==> flow/design.v <==
module ALU (
    input wire [4:0] ALUOp,
    input wire [31:0] A,
    input wire [31:0] B,
    output wire [31:0] Result,
    output wire ALUExp
);
  wire [31:0] add_sub_res;
  wire [31:0] slt_res;
  wire [31:0] sltu_res;
  wire [31:0] and_res;
  wire [31:0] nor_res;
  wire [31:0] or_res;
  wire [31:0] xor_res;
  wire [31:0] sll_res;
  wire [31:0] sr_res;
  wire [31:0] lui_res;
  wire [31:0] mul_res;   
  wire [31:0] andn_res;
  wire [31:0] orn_res;
  wire [63:0] sr64_result;
  wire [63:0] mul64_res;   
  wire [31:0] div_res;   
  wire        add_ovf;
  wire        sub_ovf;
  wire        div_exc;
  wire        add_exc;
  wire        sub_exc;
  wire [31:0] adder_a;
  wire [31:0] adder_b;
  wire        adder_cin;
  wire [31:0] adder_res;
  wire        adder_cout;
  assign adder_a = A;
  assign adder_b = (ALUOp == 5'b00001 | ALUOp == 5'b00010 | ALUOp == 5'b00011) ? ~B : B;
  assign adder_cin = (ALUOp == 5'b00001 | ALUOp == 5'b00010 | ALUOp == 5'b00011) ? 1'b1 : 1'b0;
  assign {adder_cout, adder_res} = adder_a + adder_b + adder_cin;
  assign add_sub_res = adder_res;
  assign add_exc = (adder_a[31] ~^ adder_b[31]) & (adder_a[31] ^ adder_res[31]);
  assign sub_exc = (adder_a[31] ~^ adder_b[31]) & (adder_a[31] ^ adder_res[31]);
  assign add_ovf = add_exc;
  assign sub_ovf = sub_exc;
  assign slt_res = {31'b0, ((A[31] & ~B[31]) | ((A[31] ~^ B[31]) & adder_res[31]))};
  assign sltu_res = {31'b0, ~adder_cout};
  assign and_res = A & B;
  assign or_res = A | B;
  assign andn_res = A & ~B;
  assign orn_res = A | ~B;
  assign nor_res = ~(A | B);
  assign xor_res = A ^ B;
  assign lui_res = B;
  assign sll_res = A << B[4:0];
  assign sr64_result = {{32{(ALUOp == 5'b01010) & A[31]}}, A[31:0]} >> B[4:0];
  assign sr_res = sr64_result[31:0];
  assign mul64_res = A * B;
  assign mul_res = mul64_res[31:0];
  assign div_res = (B == 32'b0) ? 32'b0 : A / B;
  assign div_exc = (B == 32'b0);
  assign Result = ({32{ALUOp == 5'b00000}}   & add_sub_res
                  |{32{ALUOp == 5'b00001}}   & add_sub_res
                  |{32{ALUOp == 5'b00010}}   & slt_res
                  |{32{ALUOp == 5'b00011}}  & sltu_res
                  |{32{ALUOp == 5'b00100}}   & and_res
                  |{32{ALUOp == 5'b00101}}   & nor_res
                  |{32{ALUOp == 5'b00110}}    & or_res
                  |{32{ALUOp == 5'b00111}}   & xor_res
                  |{32{ALUOp == 5'b01000}}   & sll_res
                  |{32{ALUOp == 5'b01001}}   & sr_res
                  |{32{ALUOp == 5'b01010}}   & sr_res
                  |{32{ALUOp == 5'b01011}}   & lui_res
                  |{32{ALUOp == 5'b01100}}  & andn_res
                  |{32{ALUOp == 5'b01101}}   & orn_res
                  |{32{ALUOp == 5'b01110}}   & mul_res
                  |{32{ALUOp == 5'b01111}}   & div_res
                  |{32{ALUOp == 5'b00000}} & 32'b0);
  assign ALUExp = ({1{ALUOp == 5'b00000}}    & add_ovf
                  |{1{ALUOp == 5'b00001}}    & sub_ovf
                  |{1{ALUOp == 5'b01111}}    & div_exc);
endmodule
module alu_unit (
    input  wire        clk,
    input  wire        rst,
    input  wire        in_valid,
    output wire        in_ready,
    input  wire [ 4:0] in_op,
    input  wire [31:0] in_a,
    input  wire [31:0] in_b,
    output reg         out_valid,
    output reg  [31:0] out_result,
    output reg         out_exc
);
  reg        v1;
  reg [ 4:0] op1;
  reg [31:0] a1;
  reg [31:0] b1;
  wire [31:0] alu_res;
  wire        alu_exc;
  assign in_ready = 1'b1;
  ALU u_alu (
      .ALUOp (op1),
      .A     (a1),
      .B     (b1),
      .Result(alu_res),
      .ALUExp(alu_exc)
  );
  always @(posedge clk) begin
    if (rst) begin
      v1        <= 1'b0;
      out_valid <= 1'b0;
    end else begin
      v1        <= in_valid;
      out_valid <= v1;
    end
    op1        <= in_op;
    a1         <= in_a;
    b1         <= in_b;
    out_result <= alu_res;
    out_exc    <= alu_exc;
  end
endmodule
# From RTL to reports: alu_unit
# The steps from the RTL of alu_unit to its reports follow in flow order.
# Lines are those of the file above, counted from 1.
# Cell names lack the library's common part.
# Not given: -
# design
top	alu_unit
clock	clk
cell_library	sky130hd
lib_corner	tt_025C_1v80

# Word level
# Counts by Yosys on the flattened word-level netlist (proc, flatten, opt, wreduce; memories kept). Register bits leave out memories and registers merged into their read ports (data or address); mux counts leave out enables and synchronous resets folded into registers. Print and check cells are left out. Cells with the same type and inputs are merged into one.
# bits
reg_bits	104
input_bits	72
out_inout_bits	35
wordCells	88
# classes
addsub	2
n_mul	1
n_div	1
eq_ne	15
shift	2
n_mux	3
n_logic	55
n_reduce_logical	2
# op_table
op	n
32-bit by 32-bit divider with 32-bit output	1
32-bit by 32-bit multiplier with 32-bit output	1
32-bit OR	17
32-bit AND	16
32-bit by 1-bit AND with 32-bit output	2
32-bit inverter	2
64-bit by 5-bit >> shifter with 32-bit output	1
32-bit two-way mux	2
5-bit by 4-bit == test with 1-bit output with constant B	8
32-bit by 32-bit adder with 33-bit output	1
33-bit by 1-bit adder with 33-bit output	1
32-bit bitwise XOR	1
32-bit by 5-bit left shift with 32-bit output	1
32-bit logical NOT	1
5-bit by 3-bit == test with 1-bit output with constant B	4
5-bit by 2-bit == test with 1-bit output with constant B	2
1-bit AND	7
1-bit OR	5
5-bit by 1-bit == test with 1-bit output with constant B	1
5-bit logical NOT	1
1-bit bitwise XNOR	2
1-bit inverter	2
1-bit bitwise XOR	1
1-bit two-way mux	1

# Longest topological paths
# Yosys ltp: most cells in a row. Word level: on the elaborated netlist, between registers, memories and ports. Mapped: between sequential cells and ports; inverters and the memories' decode and read muxes count.
# logic_depth
depth_word	23
abc_area	0
ltp_mapped	341
ltp_nobuf	310

# Synthesis result
# Source: synth_stat.txt of the flow (Yosys; design flattened, memories mapped). It holds for the ABC_AREA given above (unset counts as 0); a run with the other value may have another netlist.
# The area totals of this step are shown rounded.
# mapped
cells	7446
yosys_area_um2	54800
seqArea_um2	2080
ffs	104
n_buf	342
# types
cell	n	area_total_um2
ha_1	813	1.02E+04
fa_1	409	8.19E+03
nand2_1	930	3.49E+03
nor2_1	698	2.62E+03
xnor2_1	296	2.59E+03
inv_1	657	2.47E+03
a21oi_1	489	2.45E+03
dfxtp_1	104	2.08E+03
o21ai_0	386	1.93E+03
xor2_1	182	1.59E+03
a21o_1	176	1.32E+03
mux2_2	92	1.04E+03
o21a_1	136	1.02E+03
clkbuf_1	269	1.01E+03
nor3_1	171	855.821
mux2i_1	80	800.768
o211ai_1	103	773.242
nand3_1	138	690.662
# Not listed: further types 84, cells in them 1317.
# The figures by module come from a second, unflattened synthesis with its own total; it is not the netlist above.
# unflattened
cells_unflattened	7432
hier_area_um2	54200
# Rows give one instance, submodules left out.
# by_module
mod	instances	cells	area_um2	mod_seq_area_um2
ALU	1	7324	52100	0.0
alu_unit	1	108	2110	2080

# Worst setup path after synthesis
# Path of least setup slack by OpenSTA after synthesis, without wires, with an ideal clock, recovery checks aside; 20% of the period is set as input and as output delay. Where synthesis merged equal registers, the netlist keeps one of their names.
# synth_path
path_type	register to register
from	register b1[0]
to	register out_result[0]
tclk_ps	64000
setup_ps	128
t_first_pin_ps	0
t_arrival_ps	67936
t_required_ps	63872
setup_slack_ps	-4063
delay_ps	68064
path_stages	310
path_buffers	44
synth_period_reached_ps	68063
# "delay_ps" = arrival - input delay + setup time.
# "path_stages": output pins that drive a net of the path, with the launching flip-flop's if there is one; two outputs of one cell count as two.
# "synth_period_reached_ps" = period - worst setup slack (recovery checks aside). The figure is calculated, with input and output delays left at 20% of the set period.
# synth_via
cell_sequence	dfxtp_1 clkbuf_1 inv_1 clkbuf_1 buf_1 ha_1 nor4b_1 and3_1 a31oi_1 nor2_1 ha_1 o21a_1 o21ai_0 nor4_1 mux2i_1 ha_1 o21ai_0 a211oi_1 [274 not listed] clkbuf_1 nand2_1 o21ai_0 ha_1 a21boi_0 o21a_1 o21a_1 o21a_1 o21ai_0 nand2b_1 a21oi_1 nor2b_1 o21ai_0 a21oi_1 nor2_1 o21ai_0 a21oi_1 o211ai_1
cells_between	50
classes_between	add/sub (2); mul (1); div (1); shift (2); mux (2); logic (41); reduce/logical (1)
# synth_lines
element	line_no	text
start, declared	95	reg [31:0] b1;
start, assigned	116	b1         <= in_b;
end, assigned	117	out_result <= alu_res;
end, declared	89	output reg  [31:0] out_result,
# Chain of elaborated cells between the ends: none given.

# Worst path after layout
# From the final timing report of run 4: the path of least setup slack in the routed layout; clock arrival at registers is part of the times.
# The path's times are printed in steps of 10 ps; the period is the one set.
# layout_path
path_type	register to register
from	register b1[0]
to	register out_result[0]
tclk_ps	64000
setup_ps	120
t_first_pin_ps	480
t_arrival_ps	62680
t_required_ps	64360
setup_slack_ps	1680
path_stages	304
path_buffers	35
# layout_via
cell_sequence	dfxtp_4 inv_2 ha_1 nor2b_2 nand4_1 nor3_2 nor2_1 ha_1 o21a_1 o21ai_2 nor4_4 mux2i_1 ha_1 o21a_1 o21ai_1 a2111oi_2 buf_4 a21oi_1 [268 not listed] o21ai_2 a21oi_2 a211o_1 a31o_2 xnor2_1 nor2b_1 o31a_1 ha_1 nand4_1 nor4_4 buf_4 buf_4 a21oi_1 o311a_1 o21ai_4 buf_4 a21oi_2 o211ai_1
cells_between	50
classes_between	add/sub (2); mul (1); div (1); shift (2); mux (2); logic (41); reduce/logical (1)
# layout_lines
element	line_no	text
start, declared	95	reg [31:0] b1;
start, assigned	116	b1         <= in_b;
end, assigned	117	out_result <= alu_res;
end, declared	89	output reg  [31:0] out_result,
# Chain of elaborated cells between the ends: none given.

# Record of 4 stored runs of the RTL-to-layout flow on alu_unit, platform sky130hd. The runs are unordered. Constraints: input delay and output delay 20% of the set period each, output load 0.01 pF.
# "period_reached_ps" means the clock period less the worst setup slack. The figure is calculated, with input and output delays left at 20% of the set period.
# "worst_path_ps" means the part of the period allowed to the worst setup path (the constraints hold back 20% at inputs and 20% at outputs) less its slack; where the path has registers, the arrival times of their clocks count too.
# "fin_power_mw" is the tool's figure for a default switching activity; nothing was simulated.
# "worst_path_ps" is known to 10 ps.
# Values from the reports are rounded here.
# A setting shown as n/a is not set for that run.
# A result given as n/a is not shown for that run.
run name	ABC_AREA	CAP_MARGIN	CELL_PAD_IN_SITES_DETAIL_PLACEMENT	CORE_UTILIZATION	CTS_CLUSTER_SIZE	GPL_ROUTABILITY_DRIVEN	MAX_ROUTING_LAYER	PLACE_DENSITY	period_ns	CORE_MARGIN	SLEW_MARGIN	MIN_ROUTING_LAYER	CORE_ASPECT_RATIO	HOLD_SLACK_MARGIN	SETUP_SLACK_MARGIN	TNS_END_PERCENT	CELL_PAD_IN_SITES_GLOBAL_PLACEMENT	CTS_CLUSTER_DIAMETER	fin_power_mw	tns_ps	yosys.chip_area_um2	die_footprint_um2	worst_setup_slack_ps	worst_path_ps	worstPathKind	stdcell_area_um2	period_reached_ps	fin_util_frac	worst_hold_slack_ps
run 1	1	10	2	40	42	0	met4	0.6	64.0	2	20	n/a	n/a	n/a	n/a	n/a	n/a	n/a	n/a	n/a	n/a	n/a	n/a	n/a	n/a	n/a	n/a	n/a	n/a
run 2	n/a	20	n/a	40	n/a	n/a	met4	n/a	64.0	2	20	met2	n/a	n/a	n/a	n/a	n/a	n/a	n/a	n/a	n/a	n/a	n/a	n/a	n/a	n/a	n/a	n/a	n/a
run 3	n/a	20	0	27	n/a	1	met4	n/a	64.0	2	0	met2	0.69	0.16	5.0	50	n/a	n/a	n/a	n/a	n/a	n/a	n/a	n/a	n/a	n/a	n/a	n/a	n/a
run 4	n/a	20	0	27	n/a	0	met4	n/a	64.0	8	35	met1	0.69	0.16	5.0	50	1	102	3.22	0	54800	218000	1680	62320	register to register	70500	62318	0.349	446
# Run 1: unfinished; error DPL-0033 in placement
# Run 2: unfinished; error GRT-0116 in routing
# Run 3: unfinished; error GRT-0116 in routing
